==> flow/design.v <==
`default_nettype none
`timescale 1ns / 10ps
module alu(
    input [3:0] aluControl,
    input [31:0] aluIn1,
    input [31:0] aluIn2,
    output logic [31:0] aluRes,
    output wire isZero
);
  always_comb begin
    case (aluControl)
      4'b0000: aluRes = aluIn1 + aluIn2;
      4'b0001: aluRes = aluIn1 - aluIn2;
      4'b0011: aluRes = (aluIn1 | aluIn2);
      4'b0010: aluRes = (aluIn1 & aluIn2);
      4'b0110: aluRes = (aluIn1 ^ aluIn2);
      4'b0101: aluRes = {31'b0, {(($signed(aluIn1) < $signed(aluIn2)))}};
      4'b0111: aluRes = {31'b0, {(aluIn1 < aluIn2)}};
      4'b1000: aluRes = aluIn1 << aluIn2[4:0];
      4'b1001: aluRes = aluIn1 >> aluIn2[4:0];
      4'b1010: aluRes = $signed(aluIn1) >>> aluIn2[4:0];
      default: aluRes = 32'b0;
    endcase
  end
  assign isZero = (aluRes == 32'b0);
endmodule
`default_nettype none
`timescale 1ns / 10ps
module immgen (
    input [31:0] instr,
    output logic [31:0] imm
);
wire [31:0] Uimm = {instr[31], instr[30:12], {12{1'b0}}};
wire [31:0] Iimm = {{21{instr[31]}}, instr[30:20]};
wire [31:0] Simm = {{21{instr[31]}}, instr[30:25], instr[11:7]};
wire [31:0] Bimm = {{20{instr[31]}}, instr[7], instr[30:25], instr[11:8], 1'b0};
wire [31:0] Jimm = {{12{instr[31]}}, instr[19:12], instr[20], instr[30:21], 1'b0};
wire isALUimm = (instr[6:0] == 7'b0010011);   
wire isBranch = (instr[6:0] == 7'b1100011);   
wire isJALR = (instr[6:0] == 7'b1100111);   
wire isJAL = (instr[6:0] == 7'b1101111);   
wire isAUIPC = (instr[6:0] == 7'b0010111);   
wire isLUI = (instr[6:0] == 7'b0110111);   
wire isLoad = (instr[6:0] == 7'b0000011);   
wire isStore = (instr[6:0] == 7'b0100011);   
wire isUtype = isAUIPC || isLUI;
wire isItype = isALUimm || isJALR || isLoad;
wire isStype = isStore;
wire isBtype = isBranch;
wire isJtype = isJAL;
always_comb begin
    if (isUtype) imm = Uimm;
    else if (isItype) imm = Iimm;
    else if (isStype) imm = Simm;
    else if (isBtype) imm = Bimm;
    else if (isJtype) imm = Jimm;
    else imm = 32'b0;
end
endmodule
`default_nettype none
`timescale 1ns / 10ps
module regfile (
    input clk,
    input write_en,
    input [4:0] A1,
    input [4:0] A2,
    input [4:0] A3,
    input [31:0] WD,
    output wire [31:0] RD1,
    output wire [31:0] RD2
);
reg [31:0] RegisterFile [32];
assign RD1 = (A1 != 0) ? RegisterFile[A1] : 0;
assign RD2 = (A2 != 0) ? RegisterFile[A2] : 0;
always @(posedge clk) begin
    if((write_en) && (A3 != 32'b0)) begin
        RegisterFile[A3] <= WD;
    end
end
endmodule
`default_nettype none
`timescale 1ns / 10ps
module controller (
    input clk,
    input rst,
    input [6:0] opcode,
    input [2:0] funct3,
    input funct7_5,
    input aluIsZero,
    output logic PCWrite,
    output logic AdrSrc,
    output logic MemWrite,
    output logic IRWrite,
    output logic [1:0] ResultSrc,
    output logic [3:0] aluControl,
    output logic [1:0] ALUSrcB,
    output logic [1:0] ALUSrcA,
    output logic RegWrite
);
localparam FETCH = 5'd0, DECODE = 5'd1, MEMADR = 5'd2, MEMREAD = 5'd3, MEMWB = 5'd4,
MEMWRITE = 5'd5, EXECUTER = 5'd6, ALUWB = 5'd7, EXECUTEI = 5'd8, JAL = 5'd9,
JALR = 5'd10, LUI = 5'd11, AUIPC = 5'd12,
BEQ = 5'd13, BNE = 5'd14, BLT = 5'd15, BGE = 5'd16, BLTU = 5'd17, BGEU = 5'd18;
reg [4:0] state;
reg [4:0] next_state;
logic PCUpdate;
logic Branch;
logic BranchSel;
logic BranchCondition;
assign BranchCondition = BranchSel ? (!aluIsZero) : aluIsZero;
assign PCWrite = ((BranchCondition & Branch) || PCUpdate);
always @(posedge clk) begin
    if (rst)
        state <= FETCH;
    else
        state <= next_state;
end
always_comb begin
    case(state)
      FETCH:
        next_state = DECODE;
      DECODE: begin
        case(opcode)
          7'b0000011, 7'b0100011, 7'b1100111: next_state = MEMADR;
          7'b0110011: next_state = EXECUTER;
          7'b0010011: next_state = EXECUTEI;
          7'b1101111: next_state = JAL;
          7'b0110111: next_state = LUI;
          7'b0010111: next_state = AUIPC;
          7'b1100011: begin
            case(funct3)
              3'b000: next_state = BEQ;
              3'b001: next_state = BNE;
              3'b100: next_state = BLT;
              3'b101: next_state = BGE;
              3'b110: next_state = BLTU;
              3'b111: next_state = BGEU;
              default: next_state = DECODE;
            endcase
          end
          default: next_state = DECODE;
        endcase
      end
      MEMADR: begin
        case(opcode)
          7'b0000011: next_state = MEMREAD;
          7'b0100011: next_state = MEMWRITE;
          7'b1100111: next_state = JALR;
          default: next_state = MEMADR;
        endcase
      end
      EXECUTER, EXECUTEI, AUIPC, JAL, JALR: next_state = ALUWB;
      MEMREAD: next_state = MEMWB;
      MEMWRITE, MEMWB, ALUWB, LUI: next_state = FETCH;
      BEQ, BNE, BLT, BGE, BLTU, BGEU: next_state = FETCH;
      default: next_state = state;
    endcase
end
logic [1:0] ALUOp;
always_comb begin
    AdrSrc = 1'b0;
    ALUSrcA = 2'b00;
    ALUSrcB = 2'b00;
    ALUOp = 2'b00;
    ResultSrc = 2'b10;
    IRWrite = 1'b0;
    RegWrite = 1'b0;
    MemWrite = 1'b0;
    PCUpdate = 1'b0;
    Branch = 1'b0;
    BranchSel = 1'b0;
    case(state)
      FETCH: begin
        ALUSrcB = 2'b10;
        IRWrite = 1'b1;
        PCUpdate = 1'b1;
      end
      DECODE: begin
        ALUSrcA = 2'b01;
        ALUSrcB = 2'b01;
      end
      EXECUTER: begin
        ALUSrcA = 2'b10;
        ALUSrcB = 2'b00;
        ALUOp = 2'b10;
      end
      EXECUTEI: begin
        ALUSrcA = 2'b10;
        ALUSrcB = 2'b01;
        ALUOp = 2'b10;
      end
      LUI: begin
        ALUSrcA = 2'b11;
        ALUSrcB = 2'b01;
        ResultSrc = 2'b10;
        RegWrite = 1'b1;
      end
      AUIPC: begin
        ALUSrcA = 2'b01;
        ALUSrcB = 2'b01;
      end
      JAL: begin
        ALUSrcA = 2'b01;
        ALUSrcB = 2'b10;
        ResultSrc = 2'b00;
        PCUpdate = 1'b1;
      end
      ALUWB: begin
        ResultSrc = 2'b00;
        RegWrite = 1'b1;
        ALUSrcB = 2'b10;
      end
      JALR: begin
        ResultSrc = 2'b00;
        ALUSrcA = 2'b01;
        ALUSrcB = 2'b10;
        PCUpdate = 1'b1;
      end
      MEMADR: begin
        ALUSrcA = 2'b10;
        ALUSrcB = 2'b01;
      end
      MEMREAD: begin
        ALUSrcA = 2'b10;
        ALUSrcB = 2'b01;
        ResultSrc = 2'b00;
        AdrSrc = 1'b1;
      end
      MEMWRITE: begin
        ALUSrcA = 2'b10;
        ALUSrcB = 2'b01;
        ResultSrc = 2'b00;
        AdrSrc = 1'b1;
        MemWrite = 1'b1;
      end
      MEMWB: begin
        ALUSrcA = 2'b10;
        ALUSrcB = 2'b01;
        ResultSrc = 2'b01;
        RegWrite = 1'b1;
      end
      BEQ, BNE, BLT, BGE, BLTU, BGEU: begin
        ALUSrcA = 2'b10;
        ALUSrcB = 2'b00;
        ALUOp = 2'b01;
        ResultSrc = 2'b00;
        Branch = 1'b1;
        BranchSel = (state == BNE) || (state == BLT) || (state == BLTU);
      end
      default: ;
    endcase
end
always_comb begin
    case(ALUOp)
      2'b00: aluControl = 4'b0000;
      2'b01: begin
        case(funct3)
          3'b000, 3'b001: aluControl = 4'b0001;  
          3'b100, 3'b101: aluControl = 4'b0101;  
          3'b110, 3'b111: aluControl = 4'b0111;  
          default: aluControl = 4'b0000;
        endcase
      end
      2'b10: begin
        case(funct3)
          3'b000: begin
            if({opcode[5], funct7_5} == 2'b11) begin
              aluControl = 4'b0001;
            end else begin
              aluControl = 4'b0000;
            end
          end
          3'b101: begin
            if(funct7_5 == 1'b1) begin
              aluControl = 4'b1010;
            end else begin
              aluControl = 4'b1001;
            end
          end
          3'b001: aluControl = 4'b1000;
          3'b010: aluControl = 4'b0101;
          3'b011: aluControl = 4'b0111;
          3'b100: aluControl = 4'b0110;
          3'b110: aluControl = 4'b0011;
          3'b111: aluControl = 4'b0010;
          default: aluControl = 4'b0000;
        endcase
      end
      default: aluControl = 4'b0000;
    endcase
end
endmodule
`default_nettype none
`timescale 1ns / 10ps
module rv32i_mc (
    input clk,
    input rst,
    output wire [31:0] mem_addr,
    output wire [3:0] mem_wstrb,
    output wire [31:0] mem_wdata,
    input [31:0] mem_rdata
);
reg [31:0] pc;
always @(posedge clk) begin
  if(rst) begin
    pc <= 32'h1000;
  end else if(PCWrite) begin
    pc <= res;
  end
end
wire [31:0] Adr;
wire [31:0] instr;
wire [31:0] data;
reg decode;
reg [31:0] ir;
always @(posedge clk) begin
  decode <= IRWrite;
  if(decode) begin
    ir <= mem_rdata;
  end
end
assign instr = decode ? mem_rdata : ir;
wire [2:0] funct3 = instr[14:12];
wire [1:0] ld_off = aluOut[1:0];
wire [15:0] ld_half = ld_off[1] ? mem_rdata[31:16] : mem_rdata[15:0];
logic [7:0] ld_byte;
always_comb begin
  case (ld_off)
    2'b00: ld_byte = mem_rdata[7:0];
    2'b01: ld_byte = mem_rdata[15:8];
    2'b10: ld_byte = mem_rdata[23:16];
    default: ld_byte = mem_rdata[31:24];
  endcase
end
assign data = funct3[1] ? mem_rdata :
              funct3[0] ? {{16{ld_half[15] & ~funct3[2]}}, ld_half} :
                          {{24{ld_byte[7] & ~funct3[2]}}, ld_byte};
wire [1:0] st_off = Adr[1:0];
logic [3:0] st_strb;
always_comb begin
  if (funct3[1]) st_strb = 4'b1111;
  else if (funct3[0]) st_strb = st_off[1] ? 4'b1100 : 4'b0011;
  else st_strb = 4'b0001 << st_off;
end
assign mem_wstrb = MemWrite ? st_strb : 4'b0000;
assign mem_wdata = funct3[1] ? B :
                   funct3[0] ? {2{B[15:0]}} :
                               {4{B[7:0]}};
assign mem_addr = Adr;
assign Adr = AdrSrc ? res : pc;
reg [31:0] oldpc;
always @(posedge clk) begin
  if(IRWrite) begin
    oldpc <= pc;
  end
end
wire [31:0] imm;
immgen immgen (
  .instr(instr),
  .imm(imm)
);
wire [4:0] A1 = instr[19:15];
wire [4:0] A2 = instr[24:20];
wire [4:0] A3 = instr[11:7];
wire [31:0] RD1;
wire [31:0] RD2;
regfile regfile (
  .clk(clk),
  .write_en(RegWrite),
  .A1(A1),
  .A2(A2),
  .A3(A3),
  .WD(res),
  .RD1(RD1),
  .RD2(RD2)
);
reg [31:0] A;
reg [31:0] B;
always @(posedge clk) begin
  A <= RD1;
  B <= RD2;
end
logic [31:0] aluIn1;
logic [31:0] aluIn2;
wire [31:0] aluRes;
wire isZero;
always_comb begin
  case (ALUSrcA)
    2'b00: aluIn1 = pc;
    2'b01: aluIn1 = oldpc;
    2'b10: aluIn1 = A;
    default: aluIn1 = 0;
  endcase
  case (ALUSrcB)
    2'b00: aluIn2 = B;
    2'b01: aluIn2 = imm;
    2'b10: aluIn2 = 32'd4;
    2'b11: aluIn2 = aluOut;
    default: aluIn2 = 0;
  endcase
end
alu alu (
  .aluControl(aluControl),
  .aluIn1(aluIn1),
  .aluIn2(aluIn2),
  .aluRes(aluRes),
  .isZero(isZero)
);
reg [31:0] aluOut;
always @(posedge clk) begin
  aluOut <= aluRes;
end
logic [31:0] res;
always_comb begin
  case (ResultSrc)
    2'b00: res = aluOut;
    2'b01: res = data;
    2'b10: res = aluRes;
    default: res = 0;
  endcase
end
wire PCWrite;
wire AdrSrc;
wire MemWrite;
wire IRWrite;
wire [1:0] ResultSrc;
wire [3:0] aluControl;
wire [1:0] ALUSrcB;
wire [1:0] ALUSrcA;
wire RegWrite;
controller controller (
  .clk(clk),
  .rst(rst),
  .opcode(instr[6:0]),
  .funct3(instr[14:12]),
  .funct7_5(instr[30]),
  .aluIsZero(isZero),
  .PCWrite(PCWrite),
  .AdrSrc(AdrSrc),
  .MemWrite(MemWrite),
  .IRWrite(IRWrite),
  .ResultSrc(ResultSrc),
  .aluControl(aluControl),
  .ALUSrcB(ALUSrcB),
  .ALUSrcA(ALUSrcA),
  .RegWrite(RegWrite)
);
endmodule
Step by step through the tools: rv32i_mc. What the tools print for rv32i_mc, step after step. Lines are those of the file above, counted from 1. Not given: -

Top: rv32i_mc. Clock port: clk. Library: sky130hd. Corner: tt_025C_1v80.

Word-level counts. Source: Yosys, flattened and elaborated, memories not mapped. Widths are those after wreduce. Print and check cells do not count. Memory sizes are those after Yosys's memory passes, which may raise the word count (mostly to a power of two), join words into wider ones and drop unused or constant bits.

For register bits after elaboration the number is 134. Under memory bits (writable) stands 1024. Word width x clocked read ports: 64. For memory cells the number is 1. The figure for word-level cells is 160.

Under add/sub/neg operators stands 2. Magnitude comparators: 2. The entry for eq/ne operators reads 55. Shift operators: 4. Under muxes and demuxes stands 45. The entry for bitwise logic cells reads 7. For reductions and logical operators the number is 38.

Memories: regfile.RegisterFile (depth 32, width 32, read ports 2, write ports 1, line 72) `reg [31:0] RegisterFile [32];`.

Operators with widths (count): 2-to-1 mux 32 bit (12); parallel mux 32 bit (select 10 bit) (1); parallel mux 32 bit (select 3 bit) (2); parallel mux 32 bit (select 4 bit) (1); less-than comparator 32 bit (2); parallel mux 5 bit (select 6 bit) (2); == test 5 x 4 -> 1 bit (second input constant) (8); parallel mux 5 bit (select 7 bit) (1); adder 32 bit (1); subtractor 32 bit (1); AND 32 bit (1); OR 32 bit (1); XOR 32 bit (1); << shifter 32 x 5 -> 32 bit (1); >> shifter 32 x 5 -> 32 bit (1); >>> shifter 32 x 5 -> 32 bit (1); logical NOT 32 bit (1); parallel mux 4 bit (select 8 bit) (1); parallel mux 8 bit (select 3 bit) (1); == test 7 x 6 -> 1 bit (second input constant) (3); == test 7 bit (second input constant) (3); == test 5 x 3 -> 1 bit (second input constant) (4); 2-to-1 mux 16 bit (1); 2-to-1 mux 4 bit (4); == test 5 bit (second input constant) (3); nonzero test 5 bit (3); == test 2 bit (second input constant) (7); == test 7 x 5 -> 1 bit (second input constant) (2).

Not listed: further kinds 39, cells in them 83.

Depth. Yosys ltp: most cells in a row. Word level: on the elaborated netlist, between registers, memories and ports. Mapped: between sequential cells and ports; inverters and the memories' decode and read muxes count.

Under depth after elaboration stands 16. For ABC_AREA the number is 0. Gate-level depth with buffers: 33. The entry for depth with buffers taken out reads 27.

Synthesis result. Yosys stat after the flow's synthesis: flattened, memories mapped to cells. It holds for the ABC_AREA given above (unset counts as 0); a run with the other value may have another netlist. Totals and module areas in this step are rounded.

Under mapped cells stands 7310. The entry for cell area after synthesis reads 68710 µm². Mapped flip-flops: 1236.

Cell types: sky130_fd_sc_hd__edfxtp_1 (count 1056, area in all 3.17E+04 µm²); sky130_fd_sc_hd__nand2_1 (count 1887, area in all 7.08E+03 µm²); sky130_fd_sc_hd__nand3_1 (count 991, area in all 4.96E+03 µm²); sky130_fd_sc_hd__dfxtp_1 (count 180, area in all 3.6E+03 µm²); sky130_fd_sc_hd__a311oi_1 (count 193, area in all 1.69E+03 µm²); sky130_fd_sc_hd__clkbuf_1 (count 450, area in all 1689.12 µm²); sky130_fd_sc_hd__mux2i_1 (count 146, area in all 1.46E+03 µm²); sky130_fd_sc_hd__mux4_2 (count 59, area in all 1.33E+03 µm²); sky130_fd_sc_hd__a21oi_1 (count 254, area in all 1.27E+03 µm²); sky130_fd_sc_hd__nor2_1 (count 335, area in all 1.26E+03 µm²); sky130_fd_sc_hd__ha_1 (count 99, area in all 1.24E+03 µm²); sky130_fd_sc_hd__o21ai_0 (count 172, area in all 860.826 µm²); sky130_fd_sc_hd__and3_1 (count 98, area in all 613.088 µm²); sky130_fd_sc_hd__nor3_1 (count 119, area in all 595.571 µm²); sky130_fd_sc_hd__a31oi_1 (count 95, area in all 594.32 µm²); sky130_fd_sc_hd__inv_1 (count 135, area in all 506.736 µm²); sky130_fd_sc_hd__o211ai_1 (count 62, area in all 465.446 µm²); sky130_fd_sc_hd__a211oi_1 (count 60, area in all 450.432 µm²).

Other cell types: 102; their cells: 919. The figures by module come from a second, unflattened synthesis with its own total; it is not the netlist above.

Cell total of the unflattened synthesis: 5067. The figure for area (unflattened synthesis) is 67730 µm².

Rows give one instance, submodules left out.

Modules: regfile (times used 1, cells 2564, area 47920 µm², seq. area 30750 µm²); alu (times used 1, cells 1407, area 9713 µm², seq. area 0.0 µm²); rv32i_mc (times used 1, cells 919, area 8616 µm², seq. area 4184 µm²); controller (times used 1, cells 107, area 898.4 µm², seq. area 380.4 µm²); immgen (times used 1, cells 70, area 579.3 µm², seq. area 0.0 µm²).

Worst setup path after synthesis. Source: OpenSTA report_checks on the synthesized netlist (no wires, ideal clock, input and output delay 20% of the period each), path of least setup slack; recovery checks are left aside. Register names are those of the netlist, which keeps one name where synthesis merged equal registers.

Kind: input-to-output. Start point: input port mem_rdata[6]. End point: output port mem_addr[31]. The figure for period is 12.0 ns. For input delay the number is 2.400 ns. The entry for launch time at the first pin reads 2.400 ns. The entry for arrival time reads 9.258 ns. For path slack the number is 0.342 ns. Path delay: 6.858 ns. Driving pins on the path: 26. For synthesis period reached the number is 11.658 ns.

"path delay" = arrival - input delay + setup time. A path that ends at an output port has no setup time. "driving pins on the path" counts driving pins, that of a launching flip-flop among them; a cell with two outputs on the path counts twice. "synthesis period reached" = period - worst setup slack (recovery checks aside). The figure is calculated, with input and output delays left at 20% of the set period.

Cells stage by stage: sky130_fd_sc_hd__mux2i_2 > sky130_fd_sc_hd__inv_2 > sky130_fd_sc_hd__nor4_4 > sky130_fd_sc_hd__o211ai_1 > sky130_fd_sc_hd__o22a_2 > sky130_fd_sc_hd__buf_2 > sky130_fd_sc_hd__buf_2 > sky130_fd_sc_hd__buf_2 > sky130_fd_sc_hd__buf_1 > sky130_fd_sc_hd__ha_1 > sky130_fd_sc_hd__clkbuf_1 > sky130_fd_sc_hd__or3b_2 > sky130_fd_sc_hd__a211oi_1 > sky130_fd_sc_hd__o211ai_1 > sky130_fd_sc_hd__a31oi_1 > sky130_fd_sc_hd__a221o_1 > sky130_fd_sc_hd__a31oi_1 > sky130_fd_sc_hd__a21o_1 > sky130_fd_sc_hd__a21oi_1 > sky130_fd_sc_hd__nor2_1 > sky130_fd_sc_hd__o31ai_1 > sky130_fd_sc_hd__nand3_1 > sky130_fd_sc_hd__nand4_1 > sky130_fd_sc_hd__nor2_1 > sky130_fd_sc_hd__o32ai_1 > sky130_fd_sc_hd__mux2_2.

RTL lines, path post-synthesis: start: declaration (line 301) `input [31:0] mem_rdata`; end: declaration (line 298) `output wire [31:0] mem_addr,`.

Chain of elaborated cells between the ends: none given. Some nets on the timed path still bear RTL names; the line given drives or declares the net.

Named nets, post-synthesis: controller.opcode[6] (line 322) `assign instr = decode ? mem_rdata : ir;`; alu.aluRes[31] (line 11) `case (aluControl)`; regfile.WD[31] (line 415) `case (ResultSrc)`.

Path in the finished layout. From the final timing report of run A: the path of least setup slack in the routed layout; clock arrival at registers is part of the times.

Kind: input-to-output. Start point: input port mem_rdata[13]. End point: output port mem_addr[24]. The figure for period is 11.3 ns. For input delay the number is 2.26 ns. The entry for launch time at the first pin reads 2.26 ns. The entry for arrival time reads 9.23 ns. For path slack the number is -0.19 ns. Driving pins on the path: 15.

The rows between start and end are the longest chain of elaborated cells between them; the timing report does not say that the signal goes this way. Where chains are equally long, one stands for them. A line is the first line of the expression or statement that the cell stems from. Yosys adds cells for indexed reads and writes and turns some case tables into memories.

Cells stage by stage: sky130_fd_sc_hd__clkdlybuf4s50_1 > sky130_fd_sc_hd__nor3b_1 > sky130_fd_sc_hd__o211a_1 > sky130_fd_sc_hd__o21a_1 > sky130_fd_sc_hd__nand2_1 > sky130_fd_sc_hd__nor2_2 > sky130_fd_sc_hd__nand2_1 > sky130_fd_sc_hd__nor2_2 > sky130_fd_sc_hd__a32oi_1 > sky130_fd_sc_hd__nand3_1 > sky130_fd_sc_hd__a211o_2 > sky130_fd_sc_hd__nor2_1 > sky130_fd_sc_hd__o32a_1 > sky130_fd_sc_hd__a21oi_2 > sky130_fd_sc_hd__clkdlybuf4s50_1. Under cells in the longest elaborated chain stands 11. Elaborated cells between the ends (all ways): 37. Those cells by class: add/sub (2); eq/ne (16); mux (14); reduce/logical (5).

RTL lines, path after layout: start: declaration (line 301) `input [31:0] mem_rdata`; 2-to-1 mux 32 bit (line 322) `assign instr = decode ? mem_rdata : ir;`; 2-to-1 mux 32 bit (line 56) `else if (isJtype) imm = Jimm;`; 2-to-1 mux 32 bit (line 55) `else if (isBtype) imm = Bimm;`; 2-to-1 mux 32 bit (line 54) `else if (isStype) imm = Simm;`; 2-to-1 mux 32 bit (line 53) `else if (isItype) imm = Iimm;`; 2-to-1 mux 32 bit (line 52) `if (isUtype) imm = Uimm;`; parallel mux 32 bit (select 4 bit) (line 394) `case (ALUSrcB)`; subtractor 32 bit (line 13) `4'b0001: aluRes = aluIn1 - aluIn2;`; parallel mux 32 bit (select 10 bit) (line 11) `case (aluControl)`; parallel mux 32 bit (select 3 bit) (line 415) `case (ResultSrc)`; 2-to-1 mux 32 bit (line 350) `assign Adr = AdrSrc ? res : pc;`; end: declaration (line 298) `output wire [31:0] mem_addr,`.

Some nets on the timed path still bear RTL names; the line given drives or declares the net.

Named nets, after layout (line): alu.aluRes[24] (11).

Appendix: measured runs

rv32i_mc through Yosys and OpenROAD on sky130hd: 4 stored runs, unordered, with their settings and measured results. The constraints put input and output delay at 20% of the set period each and load the outputs with 0.01 pF. "period achieved": clock period set for the run, less the worst setup slack. It is reckoned from that one timing run; input and output delays stay at 20% of the period that was set. "time of the worst setup path" means the part of the period allowed to the worst setup path (the constraints hold back 20% at inputs and 20% at outputs) less its slack; where the path has registers, the arrival times of their clocks count too. "power consumption" rests on the timing tool's default activity at the inputs, not on a simulated workload. Values from the reports are rounded here.

Run A has these settings: CAP_MARGIN 25; CELL_PAD_IN_SITES_GLOBAL_PLACEMENT 3; CORE_MARGIN 7; CORE_UTILIZATION 27; GPL_ROUTABILITY_DRIVEN 0; GPL_TIMING_DRIVEN 0; MAX_ROUTING_LAYER met4; PLACE_DENSITY_LB_ADDON 0.12; SETUP_SLACK_MARGIN -0.09; SLEW_MARGIN 25; period_ns 11.3. The post-route utilization reads 0.334. For the period achieved the run shows 11.494 ns. The power consumption comes to 18390 µW. The measured final setup TNS is -1.351 ns. The area of the die comes to 268800 µm². The mapped cell area after synthesis is 68710 µm². The worst hold slack in the final report reads 0.488 ns. The time of the worst setup path stands at 6.97 ns. Worst setup path kind: input-to-output. The area of the standard cells in the finished layout is 84730 µm². For the worst slack on setup checks the run shows -0.194 ns.

Run B has these settings: CORE_UTILIZATION 66; GPL_ROUTABILITY_DRIVEN 1; GPL_TIMING_DRIVEN 0; MIN_ROUTING_LAYER met2; PLACE_DENSITY_LB_ADDON 0.05; SLEW_MARGIN 5; TNS_END_PERCENT 40; period_ns 10.1; CAP_MARGIN 20; CORE_MARGIN 2. Outcome: no results, routing failed with GRT-0116.

Run C has these settings: CORE_MARGIN 9; CORE_UTILIZATION 43; CTS_CLUSTER_SIZE 95; PLACE_DENSITY_LB_ADDON 0.09; TNS_END_PERCENT 95; period_ns 19.4; CAP_MARGIN 20; SLEW_MARGIN 20. The post-route utilization reads 0.488. For the period achieved the run shows 16.445 ns. The power consumption comes to 9142 µW. The measured final setup TNS is 0.000 ns. The area of the die comes to 174500 µm². The mapped cell area after synthesis is 68710 µm². The worst hold slack in the final report reads 0.498 ns. The time of the worst setup path stands at 8.68 ns. Worst setup path kind: input-to-output. The area of the standard cells in the finished layout is 77370 µm². For the worst slack on setup checks the run shows 2.955 ns.

Run D has these settings: CORE_UTILIZATION 40; SETUP_SLACK_MARGIN 0.05; period_ns 11.8; CAP_MARGIN 20; CORE_MARGIN 2; SLEW_MARGIN 20. The post-route utilization reads 0.46. For the period achieved the run shows 11.536 ns. The power consumption comes to 15140 µW. The measured final setup TNS is 0.000 ns. The area of the die comes to 175100 µm². The mapped cell area after synthesis is 68710 µm². The worst hold slack in the final report reads 0.497 ns. The time of the worst setup path stands at 6.82 ns. Worst setup path kind: input-to-output. The area of the standard cells in the finished layout is 78780 µm². For the worst slack on setup checks the run shows 0.264 ns.
